==> flow/design.v <==
`timescale 1ns / 1ps
module Baud_Rate_Generator(
    input clk,
    input reset,
    output reg tx_clk,
    output reg rx_clk
    );
    reg [12:0] Counter_tx;
    reg [8:0] Counter_rx;
    always@(posedge clk)
    begin
        if(reset)
        begin
            Counter_tx <= 0;
            tx_clk <= 0;
        end
        else
        begin
            if(Counter_tx == 13'd5208)
            begin
                Counter_tx <= 0;
                tx_clk <= 1;
            end
            else
            begin
                Counter_tx <= Counter_tx + 1;
                tx_clk <= 0;
            end
        end
    end
    always@(posedge clk)
    begin
        if(reset)
        begin
            Counter_rx <= 0;
            rx_clk <= 0;
        end
        else
        begin
            if(Counter_rx == 9'd324)
            begin
                Counter_rx <= 0;
                rx_clk <= 1;
            end
            else
            begin
                Counter_rx <= Counter_rx + 1;
                rx_clk <= 0;
            end
        end
    end
endmodule
`timescale 1ns / 1ps
module synchronizer #(parameter width = 5)(
    input [width-1:0] data_in,
    input clk,
    input ce,
    input reset,
    output reg [width-1:0] data_out
    );
    reg [width-1:0] sync0;
    always@(posedge clk)
    begin
        if(reset)
        begin
            sync0 <= 0;
            data_out <= 0;
        end
        else if(ce)
        begin
            sync0 <= data_in;
            data_out <= sync0;
        end
    end
endmodule
`timescale 1ns / 1ps
module FIFO_wptr #(parameter FIFO_addr = 5)(
    input [FIFO_addr-1:0] rd_ptr_gr_syn,
    input clk,
    input wr_ce,
    input wr_en,
    input wr_reset,
    output wire [FIFO_addr-1:0] wr_ptr_gr,
    output reg [FIFO_addr-1:0] wr_ptr,
    output wire full,
    output reg wr_full
    );
    wire [FIFO_addr-1:0] rd_ptr;
    always@(posedge clk or posedge wr_reset)
    begin
        if(wr_reset)
        begin
            wr_ptr <= 0;
        end
        else if(wr_ce)
        begin
            if(wr_en && !full)
            begin
                wr_ptr <= wr_ptr + 1;
            end
        end
    end
    always@(posedge clk or posedge wr_reset)
    begin
        if(wr_reset)
        begin
            wr_full <= 0;
        end
        else if(wr_ce)
        begin
            wr_full <= full; 
        end
    end
    assign wr_ptr_gr = wr_ptr ^ (wr_ptr >> 1); 
    assign rd_ptr[FIFO_addr-1] = rd_ptr_gr_syn[FIFO_addr-1];
    genvar i;
    generate
        for(i=0;i<FIFO_addr-1;i=i+1)
        begin : g2b
            assign rd_ptr[i] = rd_ptr[i+1] ^ rd_ptr_gr_syn[i];
        end
    endgenerate
    assign full =   (wr_ptr[FIFO_addr-2:0] == rd_ptr[FIFO_addr-2:0]) &&
                    (wr_ptr[FIFO_addr-1]!=rd_ptr[FIFO_addr-1]);
endmodule
`timescale 1ns / 1ps
module FIFO_rptr #(parameter FIFO_addr = 5)(
    input [FIFO_addr-1:0] wr_ptr_gr_syn,
    input clk,
    input rd_ce,
    input rd_en,
    input rd_reset,
    output wire [FIFO_addr-1:0] rd_ptr_gr,
    output reg [FIFO_addr-1:0] rd_ptr,
    output wire rd_empty
    );
    reg empty;
    wire [FIFO_addr-1:0] wr_ptr;
    always@(posedge clk or posedge rd_reset)
    begin
        if(rd_reset)
        begin
            rd_ptr <= 0;
        end
        else if(rd_ce)
        begin
            if(rd_en && !rd_empty)
            begin
                rd_ptr <= rd_ptr + 1;
            end
        end
    end
    always@(posedge clk or posedge rd_reset)
    begin
        if(rd_reset)
        begin
            empty <= 0;
        end
        else if(rd_ce)
        begin
            empty <= rd_empty; 
        end
    end
    assign rd_ptr_gr = rd_ptr ^ (rd_ptr >> 1); 
    assign wr_ptr[FIFO_addr-1] = wr_ptr_gr_syn[FIFO_addr-1];
    genvar i;
    generate
        for(i=0;i<FIFO_addr-1;i=i+1)
        begin : g2b
            assign wr_ptr[i] = wr_ptr[i+1] ^ wr_ptr_gr_syn[i];
        end
    endgenerate
    assign rd_empty = (wr_ptr == rd_ptr) ? 1'b1 : 1'b0;
endmodule
`timescale 1ns / 1ps
module FIFO_mem #(parameter FIFO_Width = 8, parameter FIFO_Depth = 16,
            parameter FIFO_addr = 5)(
    input clk,
    input wr_ce,
    input wr_en,
    input wr_full,
    input wr_reset,
    input [FIFO_Width-1:0] wr_data,
    input [FIFO_addr-1:0] wr_ptr,
    input rd_ce,
    input rd_en,
    input rd_reset,
    input [FIFO_addr-1:0] rd_ptr,
    output reg [FIFO_Width-1:0] rd_data
    );
    wire wr_en_s;
    reg [FIFO_Width-1:0] mem [0:FIFO_Depth-1];
    integer i;
    assign wr_en_s = wr_en & ~wr_full;
    always@(posedge clk or posedge wr_reset)
    begin
        if(wr_reset)
        begin
            for(i=0;i<FIFO_Depth;i=i+1)
            begin
                mem[i] <= 0;
            end
        end
        else if(wr_ce)
        begin
            if(wr_en_s)
            begin
                mem[wr_ptr[FIFO_addr-2:0]] <= wr_data;
            end
        end
    end
    always@(posedge clk or posedge rd_reset)
    begin
        if(rd_reset)
        begin
            rd_data <= 0;
        end
        else if(rd_ce)
        begin
            if(rd_en)
            begin
                rd_data <= mem[rd_ptr[FIFO_addr-2:0]];
            end
        end
    end
endmodule
`timescale 1ns / 1ps
module FIFO #(  parameter FIFO_WIDTH = 8,
                parameter FIFO_DEPTH = 16,
                parameter FIFO_addr = 5)
    (
    input clk,
    input wr_ce,rd_ce,
    input wr_reset,rd_reset,
    input wr_en,rd_en,
    input [FIFO_WIDTH-1 : 0] data_in,
    output wire full,empty,
    output wire [FIFO_WIDTH-1:0] data_out
    );
    wire [FIFO_addr-1:0] wr_ptr_gr,wr_ptr,rd_ptr_gr,rd_ptr,wr_ptr_gr_syn,rd_ptr_gr_syn;
    wire full_now;
    FIFO_wptr F0 (  .rd_ptr_gr_syn(rd_ptr_gr_syn), .clk(clk), .wr_ce(wr_ce),
                    .wr_en(wr_en), .wr_reset(wr_reset),
                    .wr_ptr_gr(wr_ptr_gr), .wr_ptr(wr_ptr),
                    .full(full_now), .wr_full(full));
    synchronizer F1 (.data_in(wr_ptr_gr), .clk(clk), .ce(rd_ce), .reset(rd_reset),
                        .data_out(wr_ptr_gr_syn));
    FIFO_rptr F2 (  .wr_ptr_gr_syn(wr_ptr_gr_syn), .clk(clk), .rd_ce(rd_ce),
                    .rd_en(rd_en), .rd_reset(rd_reset),
                    .rd_ptr_gr(rd_ptr_gr), .rd_ptr(rd_ptr),
                    .rd_empty(empty));
    synchronizer F3 (.data_in(rd_ptr_gr), .clk(clk), .ce(wr_ce), .reset(wr_reset),
                        .data_out(rd_ptr_gr_syn));
    FIFO_mem F4 (   .clk(clk), .wr_ce(wr_ce), .rd_ce(rd_ce),
                    .wr_reset(wr_reset), .rd_reset(rd_reset),
                    .wr_en(wr_en), .rd_en(rd_en), .wr_full(full_now),
                    .wr_ptr(wr_ptr), .rd_ptr(rd_ptr),
                    .wr_data(data_in), .rd_data(data_out));
endmodule
`timescale 1ns / 1ps
module UART_TX #(   parameter Width = 8,
                    parameter Depth = 16,
                    parameter Addr = 5)(
    input clk,
    input tx_ce,
    input reset,
    input tx_start,
    input [7:0] tx_data,
    output tx_busy,
    output reg tx_serial
    );
    localparam  IDLE = 3'b000,
                START = 3'b001,
                DATA = 3'b010,
  				PARITY = 3'b011,
                STOP = 3'b100;
    reg [2:0] state, next_state;
    reg [2:0] count;
    reg [7:0] data_reg;
  	wire parity_bit;
    always@(posedge clk or posedge reset)
    begin
        if(reset)
        begin
            state <= IDLE;
        end
        else if(tx_ce)
        begin
            state <= next_state;
        end
    end
    always@(*)
    begin
        case(state)
            IDLE:   next_state = tx_start ? START : IDLE;
            START:  next_state = DATA;
          	DATA:   next_state = (count == 7) ? PARITY : DATA;
          	PARITY:	next_state = STOP;
            STOP:   next_state = IDLE;
            default:next_state = IDLE;
        endcase
    end
    always@(posedge clk or posedge reset)
    begin
        if(reset)
        begin
            count <= 0;
            data_reg <= 0;
        end
        else if(tx_ce)
        begin
            case(state)
                IDLE:   begin
                            count <= 0;
                            data_reg <= 0;
                        end
                START:  begin
                            count <= 0;
                            data_reg <= tx_data;
                        end
                DATA:   begin
                            count <= count + 1'b1;
                        end
                STOP:   begin
                            count <= 0;
                        end
                default:count <= 0;
            endcase
        end
    end
    always@(posedge clk or posedge reset)
    begin
        if(reset)
        begin
            tx_serial <= 1;
        end
        else if(tx_ce)
        begin
            case(state)
                IDLE:   begin
                            tx_serial <= 1'b1;
                        end
                START:  begin
                            tx_serial <= 1'b0; 
                        end
                DATA:   begin
                            tx_serial <= data_reg[count]; 
                        end
              	PARITY:	begin
                  			tx_serial <= parity_bit; 
                		end
                STOP:   begin
                            tx_serial <= 1'b1; 
                        end
                default:tx_serial <= 1'b1;
            endcase
        end
    end
    assign parity_bit = ^data_reg; 
    assign tx_busy = (state != IDLE);
endmodule
`timescale 1ns / 1ps
module UART_RX #(   parameter Width = 8,
                    parameter Depth = 16,
                    parameter Addr = 5)(
    input clk,
    input rx_ce,
    input reset,
    input rx_serial,
    output rx_busy,
    output [7:0] rx_data,
    output reg rx_done
    );
    localparam  IDLE = 3'b000,
                START = 3'b001,
                DATA = 3'b010,
                HOLD1 = 3'b011,
                HOLD2 = 3'b100,
  				PARITY = 3'b101,
                STOP = 3'b110;
    reg [2:0] state, next_state;
    reg [2:0] count;
    reg [7:0] data_reg;
    reg [7:0] sample_cnt;
  	wire parity_bit;
    always@(posedge clk or posedge reset)
    begin
        if(reset)
        begin
            state <= IDLE;
        end
        else if(rx_ce)
        begin
            state <= next_state;
        end
    end
    always@(*)
    begin
        case(state)
            IDLE:   next_state = rx_serial ? IDLE : START;
            START:  next_state = (sample_cnt == 16) ? DATA : START;
          	DATA:   next_state = ((count == 7) && (sample_cnt == 16)) ? PARITY : DATA;
          	PARITY:	next_state = (sample_cnt == 16) ? ((parity_bit != rx_serial) ? IDLE : STOP) : PARITY;  
            STOP:   next_state = (sample_cnt == 16) ? (rx_serial ? IDLE : STOP) : STOP;
            default:next_state = IDLE;
        endcase
    end
    always@(posedge clk or posedge reset)
    begin
        if(reset)
        begin
            data_reg <= 8'd0;
            rx_done <= 1'b0;
            count <= 0;
        end
        else if(rx_ce)
        begin
            rx_done <= 0;
            if((state == DATA || state == START) && sample_cnt == 16)
            begin
                count <= count + 1;
                data_reg <= {rx_serial,data_reg[7:1]};
            end
            else if((state == STOP) && sample_cnt == 16)
            begin
                if(rx_serial)  
                begin
                    rx_done <= 1'b1;  
                end
                else
                begin
                    rx_done <= 1'b0;
                end
            end
        end
    end
    always@(posedge clk or posedge reset)
    begin
        if(reset)
        begin
            sample_cnt <= 0;
        end
        else if(rx_ce)
        begin
            if(sample_cnt == 16)
            begin
                sample_cnt <= 0;
            end
            else if(state == IDLE)
                sample_cnt <= 0;
            else
            begin
                sample_cnt <= sample_cnt + 1;
            end
        end
    end
    assign parity_bit = ^data_reg; 
    assign rx_busy = (state != IDLE);
	assign rx_data = data_reg;
endmodule
`timescale 1ns / 1ps
module UART_FIFO(
    input clk,
    input reset,
    input [7:0] data_in,
    input data_valid,
    output [7:0] data_out
    );
    wire tx_clk, rx_clk;
    wire tx_fifo_full, tx_fifo_empty;
    wire rx_fifo_full, rx_fifo_empty;
    wire tx_busy,rx_busy; 
    wire rx_done;
    wire [7:0] tx_fifo_data_out;
    wire [7:0] rx_data;
    wire serial_data;
    reg tx_start;
    wire tx_fifo_wr_en;
    reg tx_fifo_rd_en;
    reg rx_fifo_wr_en;
    wire rx_fifo_rd_en;
    assign tx_fifo_wr_en = data_valid;
    assign rx_fifo_rd_en = ~rx_fifo_empty;
    always@(posedge clk or posedge reset)
    begin
        if(reset)
        begin
            tx_start <= 0;
            tx_fifo_rd_en <= 0;
        end
        else if(tx_clk)
        begin
            if((tx_fifo_empty==0)&&(tx_busy==0)&&(tx_start==0))
            begin
                tx_start <= 1'b1;
                tx_fifo_rd_en <= 1'b1;
            end
            else
            begin
                tx_start <= 1'b0;
                tx_fifo_rd_en <= 1'b0;
            end
        end
    end
    always@(posedge clk or posedge reset)
    begin
        if(reset)
        begin
            rx_fifo_wr_en <= 0;
        end
        else if(rx_clk)
        begin
            rx_fifo_wr_en <= ~rx_fifo_full & rx_done;
        end
    end
    Baud_Rate_Generator m0 (.clk(clk), .reset(reset),
                .tx_clk(tx_clk), .rx_clk(rx_clk));
    UART_TX m1 (.clk(clk), .tx_ce(tx_clk), .reset(reset),
                .tx_start(tx_start), .tx_data(tx_fifo_data_out),
                .tx_busy(tx_busy), .tx_serial(serial_data));
    FIFO m2 (.clk(clk), .wr_ce(1'b1), .rd_ce(tx_clk),  
                .wr_reset(reset), .rd_reset(reset),
                .wr_en(tx_fifo_wr_en), .rd_en(tx_fifo_rd_en),
                .data_in(data_in),
                .full(tx_fifo_full), .empty(tx_fifo_empty),
                .data_out(tx_fifo_data_out));
    UART_RX m3 (.clk(clk), .rx_ce(rx_clk), .reset(reset),
                .rx_serial(serial_data),
                .rx_busy(rx_busy), .rx_data(rx_data),
                .rx_done(rx_done));
    FIFO m4 (.clk(clk), .wr_ce(rx_clk), .rd_ce(1'b1),  
                .wr_reset(reset), .rd_reset(reset),
                .wr_en(rx_fifo_wr_en), .rd_en(rx_fifo_rd_en),
                .data_in(rx_data),
                .full(rx_fifo_full), .empty(rx_fifo_empty),
                .data_out(data_out));
endmodule
### Tool chain data of UART_FIFO

Tool output for the design above before and after an edit, in the order of the flow.
Lines under "unedited" count in the file above, lines under "edited" in the edited file.
"change" is "edited" less "unedited", of the values as shown; "rel. change" is that difference over "unedited", in percent.
The mark -- stands for no value.

| design | value |
|---|---|
| top module | UART_FIFO |
| clock port | clk |
| cell library | sky130hd |
| library corner | tt_025C_1v80 |

### Edit of the RTL

The edit as a unified diff against the file above.
This change comes from a script, not from a designer. The edited design behaves differently; no optimisation was intended.

```diff
@@ -519,10 +519,19 @@
                 .tx_start(tx_start), .tx_data(tx_fifo_data_out),
                 .tx_busy(tx_busy), .tx_serial(serial_data));
+    wire tx_fifo_full_m, tx_fifo_full_s;
+    wire [7:0] tx_fifo_data_out_m, tx_fifo_data_out_s;
+    wire tx_fifo_empty_m, tx_fifo_empty_s;
     FIFO m2 (.clk(clk), .wr_ce(1'b1), .rd_ce(tx_clk),  
                 .wr_reset(reset), .rd_reset(reset),
                 .wr_en(tx_fifo_wr_en), .rd_en(tx_fifo_rd_en),
                 .data_in(data_in),
-                .full(tx_fifo_full), .empty(tx_fifo_empty),
-                .data_out(tx_fifo_data_out));
+                .full(tx_fifo_full_m), .empty(tx_fifo_empty_m),
+                .data_out(tx_fifo_data_out_m));
+    FIFO m2_twin (.clk(clk), .wr_ce(1'b1), .rd_ce(tx_clk), .wr_reset(reset), .rd_reset(reset),
+        .wr_en(tx_fifo_wr_en), .rd_en(~tx_fifo_rd_en), .data_in(data_in), .full(tx_fifo_full_s),
+        .empty(tx_fifo_empty_s), .data_out(tx_fifo_data_out_s));
+    assign tx_fifo_full = tx_fifo_full_m ^ tx_fifo_full_s;
+    assign tx_fifo_data_out = tx_fifo_data_out_m ^ tx_fifo_data_out_s;
+    assign tx_fifo_empty = tx_fifo_empty_m ^ tx_fifo_empty_s;
     UART_RX m3 (.clk(clk), .rx_ce(rx_clk), .reset(reset),
                 .rx_serial(serial_data),
```

### After elaboration

Counts by Yosys on the flattened word-level netlist (proc, flatten, opt, wreduce). Print and check cells are left out. Cells with the same type and inputs are merged into one.

Storage and ports:

| element | unedited | edited | change | rel. change (%) |
|---|---|---|---|---|
| bits in registers | 397 | 563 | +166 | +41.81 |
| output and inout port bits | 8 | 8 | 0 | 0.00 |
| input port bits | 11 | 11 | 0 | 0.00 |

Operators by class:

| element | unedited | edited | change | rel. change (%) |
|---|---|---|---|---|
| shift operators | 1 | 1 | 0 | 0.00 |
| add/subtract/negate cells | 9 | 11 | +2 | +22.22 |
| reductions and logical operators | 65 | 90 | +25 | +38.46 |
| bitwise logic cells | 30 | 44 | +14 | +46.67 |
| eq/ne operators | 79 | 112 | +33 | +41.77 |
| muxes and demuxes | 26 | 28 | +2 | +7.69 |

Operators with widths:

| operator | unedited | edited | change | rel. change (%) |
|---|---|---|---|---|
| AND reduction 2 bit | 21 | 39 | +18 | +85.71 |
| equality test 4 bit with constant B | 32 | 48 | +16 | +50.00 |
| XOR 1 bit | 16 | 25 | +9 | +56.25 |
| equality test 4 x 3 -> 1 bit with constant B | 16 | 24 | +8 | +50.00 |
| equality test 4 x 2 -> 1 bit with constant B | 8 | 12 | +4 | +50.00 |
| logical AND 1 bit | 11 | 14 | +3 | +27.27 |
| adder 5 x 1 -> 5 bit with constant B | 4 | 6 | +2 | +50.00 |
| equality test 4 x 1 -> 1 bit with constant B | 4 | 6 | +2 | +50.00 |
| zero test 1 bit | 4 | 6 | +2 | +50.00 |
| zero test 4 bit | 4 | 6 | +2 | +50.00 |
| XOR 5 x 4 -> 5 bit | 4 | 6 | +2 | +50.00 |
| two-way mux 1 bit | 11 | 12 | +1 | +9.09 |
| NOT 1 bit | 7 | 8 | +1 | +14.29 |
| bitwise AND 1 bit | 3 | 4 | +1 | +33.33 |
| inequality test 1 bit | 3 | 4 | +1 | +33.33 |
| equality test 4 bit | 2 | 3 | +1 | +50.00 |
| equality test 5 bit | 2 | 3 | +1 | +50.00 |
| case mux 8 bit (select 16 bit) | 2 | 3 | +1 | +50.00 |
| XOR 8 bit | 0 | 1 | +1 | -- |

Operator kinds equal on both sides are left out: 25.

### Longest topological paths

Longest topological path by Yosys (ltp), each cell counted once; first at word level (registers and memories cut), then after technology mapping (sequential cells cut; the memories' decode and read muxes count).

Depth:

| element | unedited | edited | change | rel. change (%) |
|---|---|---|---|---|
| depth after elaboration | 10 | 11 | +1 | +10.00 |
| ABC_AREA | 0 | 0 | -- | -- |
| depth in mapped cells | 9 | 11 | +2 | +22.22 |
| depth with buffers taken out | 7 | 8 | +1 | +14.29 |

### Synthesis result

Yosys stat after the flow's synthesis: flattened, memories mapped to cells. It holds for the ABC_AREA given above (unset counts as 0); a run with the other value may have another netlist.

Cell types:

| type | unedited | edited | change | rel. change (%) |
|---|---|---|---|---|
| sky130_fd_sc_hd__mux2_1 | 4 | 256 | +252 | +6300.00 |
| sky130_fd_sc_hd__mux2_2 | 272 | 88 | -184 | -67.65 |
| sky130_fd_sc_hd__dfrtp_1 | 333 | 479 | +146 | +43.84 |
| sky130_fd_sc_hd__mux2_4 | 0 | 56 | +56 | -- |
| sky130_fd_sc_hd__a22oi_1 | 42 | 84 | +42 | +100.00 |
| sky130_fd_sc_hd__clkbuf_1 | 63 | 101 | +38 | +60.32 |
| sky130_fd_sc_hd__and3_1 | 7 | 39 | +32 | +457.14 |
| sky130_fd_sc_hd__nand2_1 | 75 | 103 | +28 | +37.33 |
| sky130_fd_sc_hd__xnor2_1 | 48 | 73 | +25 | +52.08 |
| sky130_fd_sc_hd__a21oi_2 | 24 | 1 | -23 | -95.83 |
| sky130_fd_sc_hd__ha_1 | 46 | 68 | +22 | +47.83 |
| sky130_fd_sc_hd__nor2b_1 | 27 | 49 | +22 | +81.48 |
| sky130_fd_sc_hd__dfxtp_1 | 64 | 84 | +20 | +31.25 |
| sky130_fd_sc_hd__inv_1 | 47 | 67 | +20 | +42.55 |
| sky130_fd_sc_hd__a21oi_1 | 10 | 28 | +18 | +180.00 |
| sky130_fd_sc_hd__nor2_1 | 69 | 86 | +17 | +24.64 |
| sky130_fd_sc_hd__buf_2 | 3 | 20 | +17 | +566.67 |
| sky130_fd_sc_hd__o22ai_1 | 16 | 32 | +16 | +100.00 |

Cell types equal on both sides are left out: 10.
The list need not be complete.

Mapped netlist:

| element | unedited | edited | change | rel. change (%) |
|---|---|---|---|---|
| mapped flip-flops | 399 | 565 | +166 | +41.60 |
| area of sequential cells (mm²) | 0.0096668 | 0.0137207 | +0.0040539 | +41.94 |
| synthesis area (mm²) | 0.0185027 | 0.0262477 | +0.0077450 | +41.86 |
| standard cells after synthesis | 1514 | 2139 | +625 | +41.28 |
| buffer cells | 86 | 151 | +65 | +75.58 |

The figures by module come from a second, unflattened synthesis with its own total; it is not the netlist above.

Unflattened totals:

| element | unedited | edited | change | rel. change (%) |
|---|---|---|---|---|
| cell total of the unflattened synthesis | 1614 | 2267 | +653 | +40.46 |
| area (unflattened synthesis) (mm²) | 0.018982 | 0.0269221 | +0.0079401 | +41.83 |

Each row is one instance without its submodules.

Modules, unedited:

| module | cells | area (mm²) | instances | seq. area (mm²) |
|---|---|---|---|---|
| FIFO_mem | 489 | 0.006261 | 2 | 0.0034033 |
| synchronizer | 32 | 0.0003528 | 4 | 0.0002002 |
| UART_RX | 111 | 0.0012625 | 1 | 0.0005756 |
| Baud_Rate_Generator | 117 | 0.0010748 | 1 | 0.0004805 |
| FIFO_wptr | 46 | 0.0004667 | 2 | 0.0001501 |
| FIFO_rptr | 45 | 0.0004279 | 2 | 0.0001251 |
| UART_TX | 87 | 0.0008283 | 1 | 0.0003766 |
| UART_FIFO | 11 | 0.0000938 | 1 | 0.00005 |
| FIFO | 0 | 0 | 2 | 0 |

Modules, edited:

| module | cells | area (mm²) | instances | seq. area (mm²) |
|---|---|---|---|---|
| FIFO_mem | 489 | 0.006261 | 3 | 0.0034033 |
| synchronizer | 32 | 0.0003528 | 6 | 0.0002002 |
| FIFO_wptr | 46 | 0.0004667 | 3 | 0.0001501 |
| FIFO_rptr | 45 | 0.0004279 | 3 | 0.0001251 |
| UART_RX | 111 | 0.0012625 | 1 | 0.0005756 |
| Baud_Rate_Generator | 117 | 0.0010748 | 1 | 0.0004805 |
| UART_TX | 87 | 0.0008283 | 1 | 0.0003766 |
| UART_FIFO | 20 | 0.0001727 | 1 | 0.00005 |
| FIFO | 0 | 0 | 3 | 0 |

### Worst setup path after synthesis

OpenSTA on the mapped netlist: ideal clock, no wires. The path of least setup slack (recovery checks aside). Input and output delay are each 20% of the period. Register names are those of the netlist, which keeps one name where synthesis merged equal registers.

Timing after synthesis:

| element | unedited | edited | change | rel. change (%) |
|---|---|---|---|---|
| path kind | input port to flip-flop | input port to flip-flop | -- | -- |
| from | in reset | in reset | -- | -- |
| to | reg m0.Counter_tx[10] | reg m0.Counter_rx[0] | -- | -- |
| stages | 4 | 4 | 0 | 0.00 |
| period (ps) | 20000 | 20000 | 0 | 0.00 |
| input delay (ps) | 4000 | 4000 | 0 | 0.00 |
| delay of the path (ps) | 8030 | 12425 | +4395 | +54.73 |
| arrival time (ps) | 11965 | 16301 | +4336 | +36.24 |
| path buffers | 1 | 1 | 0 | 0.00 |
| slack (ps) | 7970 | 3575 | -4395 | -- |
| synthesis period reached (ps) | 12030 | 16425 | +4395 | +36.53 |

"delay of the path" is the arrival time less input delay plus setup time.
"stages" counts driving pins, that of a launching flip-flop among them; a cell with two outputs on the path counts twice.
"synthesis period reached" is the clock period less the worst setup slack; recovery checks do not enter. This is arithmetic on one report: input and output delays are still those of the set period (20% each).
Between the ends stands the longest chain of elaborated cells between them, by number of cells; it is not shown to be the way that was timed. Of several equally long chains one is given.
Each line given opens the expression or statement behind the cell; cells for indexed reads and writes are added by Yosys, which also makes memories of some case tables.
At most two assigning lines are given for a register; there are more.

| between the ends, after synthesis, unedited | value |
|---|---|
| cell sequence | sky130_fd_sc_hd__inv_1 > sky130_fd_sc_hd__nand2_1 > sky130_fd_sc_hd__clkbuf_1 > sky130_fd_sc_hd__nor2_1 |
| cells in the longest elaborated chain | 1 |

RTL lines, path after synthesis, unedited:

| element | RTL line | source |
|---|---|---|
| start, declared | 464 | `input reset,` |
| OR reduction 2 bit | -- |  |
| end, assigned | 14 | `Counter_tx <= 0;` |
| end, assigned | 26 | `Counter_tx <= Counter_tx + 1;` |
| end, declared | 8 | `reg [12:0] Counter_tx;` |

| between the ends, after synthesis, edited | value |
|---|---|
| cell sequence | sky130_fd_sc_hd__clkbuf_1 > sky130_fd_sc_hd__inv_1 > sky130_fd_sc_hd__nand2_1 > sky130_fd_sc_hd__nor2_1 |
| cells in the longest elaborated chain | 1 |

RTL lines, path after synthesis, edited:

| element | RTL line | source |
|---|---|---|
| start, declared | 464 | `input reset,` |
| OR reduction 2 bit | -- |  |
| end, assigned | 35 | `Counter_rx <= 0;` |
| end, assigned | 47 | `Counter_rx <= Counter_rx + 1;` |
| end, declared | 9 | `reg [8:0] Counter_rx;` |

### Path in the finished layout

From the final timing report of each run of pair A: the path of least setup slack in the routed layout; clock arrival at registers is part of the times.
The report prints the path's times to 10 ps; the period is as set.

Timing after layout:

| element | unedited | edited | change | rel. change (%) |
|---|---|---|---|---|
| path kind | input port to flip-flop | flip-flop to flip-flop | -- | -- |
| from | in reset | reg m2.F2.rd_ptr[3] | -- | -- |
| to | reg m0.Counter_tx[3] | reg m2.F4.rd_data[5] | -- | -- |
| stages | 4 | 8 | +4 | +100.00 |
| path buffers | 1 | 0 | -1 | -100.00 |
| arrival time (ps) | 3640 | 3480 | -160 | -4.40 |
| input delay (ps) | 1240 | -- | -- | -- |
| slack (ps) | 2950 | 3220 | +270 | -- |
| period (ps) | 6180 | 6180 | 0 | 0.00 |

Between the ends stands the longest chain of elaborated cells between them, by number of cells; it is not shown to be the way that was timed. Of several equally long chains one is given.
At most two assigning lines are given for a register; there are more.

| between the ends, after layout, unedited | value |
|---|---|
| cell sequence | sky130_fd_sc_hd__buf_2 > sky130_fd_sc_hd__clkinvlp_4 > sky130_fd_sc_hd__nand2_1 > sky130_fd_sc_hd__nor2_1 |
| cells in the longest elaborated chain | 1 |

RTL lines, path after layout, unedited:

| element | RTL line | source |
|---|---|---|
| start, declared | 464 | `input reset,` |
| OR reduction 2 bit | -- |  |
| end, assigned | 14 | `Counter_tx <= 0;` |
| end, assigned | 26 | `Counter_tx <= Counter_tx + 1;` |
| end, declared | 8 | `reg [12:0] Counter_tx;` |

| between the ends, after layout, edited | value |
|---|---|
| cell sequence | sky130_fd_sc_hd__dfrtp_1 > sky130_fd_sc_hd__inv_1 > sky130_fd_sc_hd__ha_1 > sky130_fd_sc_hd__a222oi_1 > sky130_fd_sc_hd__o22ai_1 > sky130_fd_sc_hd__nor3_1 > sky130_fd_sc_hd__a31oi_1 > sky130_fd_sc_hd__a21o_1 |
| cells in the longest elaborated chain | 2 |

RTL lines, path after layout, edited:

| element | RTL line | source |
|---|---|---|
| start, declared | 134 | `output reg [FIFO_addr-1:0] rd_ptr,` |
| start, assigned | 143 | `rd_ptr <= 0;` |
| start, assigned | 149 | `rd_ptr <= rd_ptr + 1;` |
| equality test 4 bit | 222 | `rd_data <= mem[rd_ptr[FIFO_addr-2:0]];` |
| case mux 8 bit (select 16 bit) | 222 |  |
| end, assigned | 216 | `rd_data <= 0;` |
| end, assigned | 222 |  |
| end, declared | 189 | `output reg [FIFO_Width-1:0] rd_data` |

### Layout results

Both versions went through the flow (Yosys, OpenROAD) with the same settings in each pair. Constraints: input delay and output delay 20% of the set period each, output load 0.01 pF.

| flow settings, pair A | value |
|---|---|
| CORE_UTILIZATION | 40 |
| period_ns | 6.18 |
| CAP_MARGIN | 20 |
| CORE_MARGIN | 2 |
| SLEW_MARGIN | 20 |

Results, pair A:

| element | unedited | edited | change | rel. change (%) |
|---|---|---|---|---|
| setup slack of the critical path (ps) | 2948 | 3216 | +268 | -- |
| total power of the final layout (mW) | 7.494 | 11.014 | +3.520 | +46.97 |
| die area (mm²) | 0.0479939 | 0.0676832 | +0.0196893 | +41.02 |
| netlist area reported by Yosys (mm²) | 0.0185027 | 0.0262477 | +0.0077450 | +41.86 |
| post-route worst hold slack (ps) | 435 | 435 | 0 | -- |
| standard-cell area after layout (mm²) | 0.0207674 | 0.0289503 | +0.0081829 | +39.40 |
| period achieved (ps) | 3232 | 2964 | -268 | -8.29 |
| final design utilization | 0.457 | 0.447 | -0.010 | -- |
| setup total negative slack (ps) | 0 | 0 | 0 | -- |

| flow settings, pair B | value |
|---|---|
| ABC_AREA | 1 |
| CAP_MARGIN | 35 |
| CORE_UTILIZATION | 65 |
| CTS_CLUSTER_DIAMETER | 266 |
| GPL_TIMING_DRIVEN | 1 |
| HOLD_SLACK_MARGIN | 0.17 |
| MIN_ROUTING_LAYER | met1 |
| PLACE_DENSITY_LB_ADDON | 0.05 |
| SETUP_SLACK_MARGIN | 0.7 |
| period_ns | 3.88 |
| CORE_MARGIN | 2 |
| SLEW_MARGIN | 20 |

Results, pair B:

| element | unedited | edited | change | rel. change (%) |
|---|---|---|---|---|
| setup slack of the critical path (ps) | 1074 | 1380 | +306 | -- |
| total power of the final layout (mW) | 11.476 | 17.024 | +5.548 | +48.34 |
| die area (mm²) | 0.0316751 | 0.0458859 | +0.0142108 | +44.86 |
| netlist area reported by Yosys (mm²) | 0.0196739 | 0.0287225 | +0.0090486 | +45.99 |
| standard-cell area after layout (mm²) | 0.0215932 | 0.0311036 | +0.0095104 | +44.04 |
| period achieved (ps) | 2806 | 2500 | -306 | -10.91 |
| final design utilization | 0.727 | 0.708 | -0.019 | -- |
| setup total negative slack (ps) | 0 | 0 | 0 | -- |

"period achieved": clock period set for the run, less the worst setup slack. It is reckoned from that one timing run; input and output delays stay at 20% of the period that was set.
"total power of the final layout" rests on the timing tool's default activity at the inputs, not on a simulated workload.
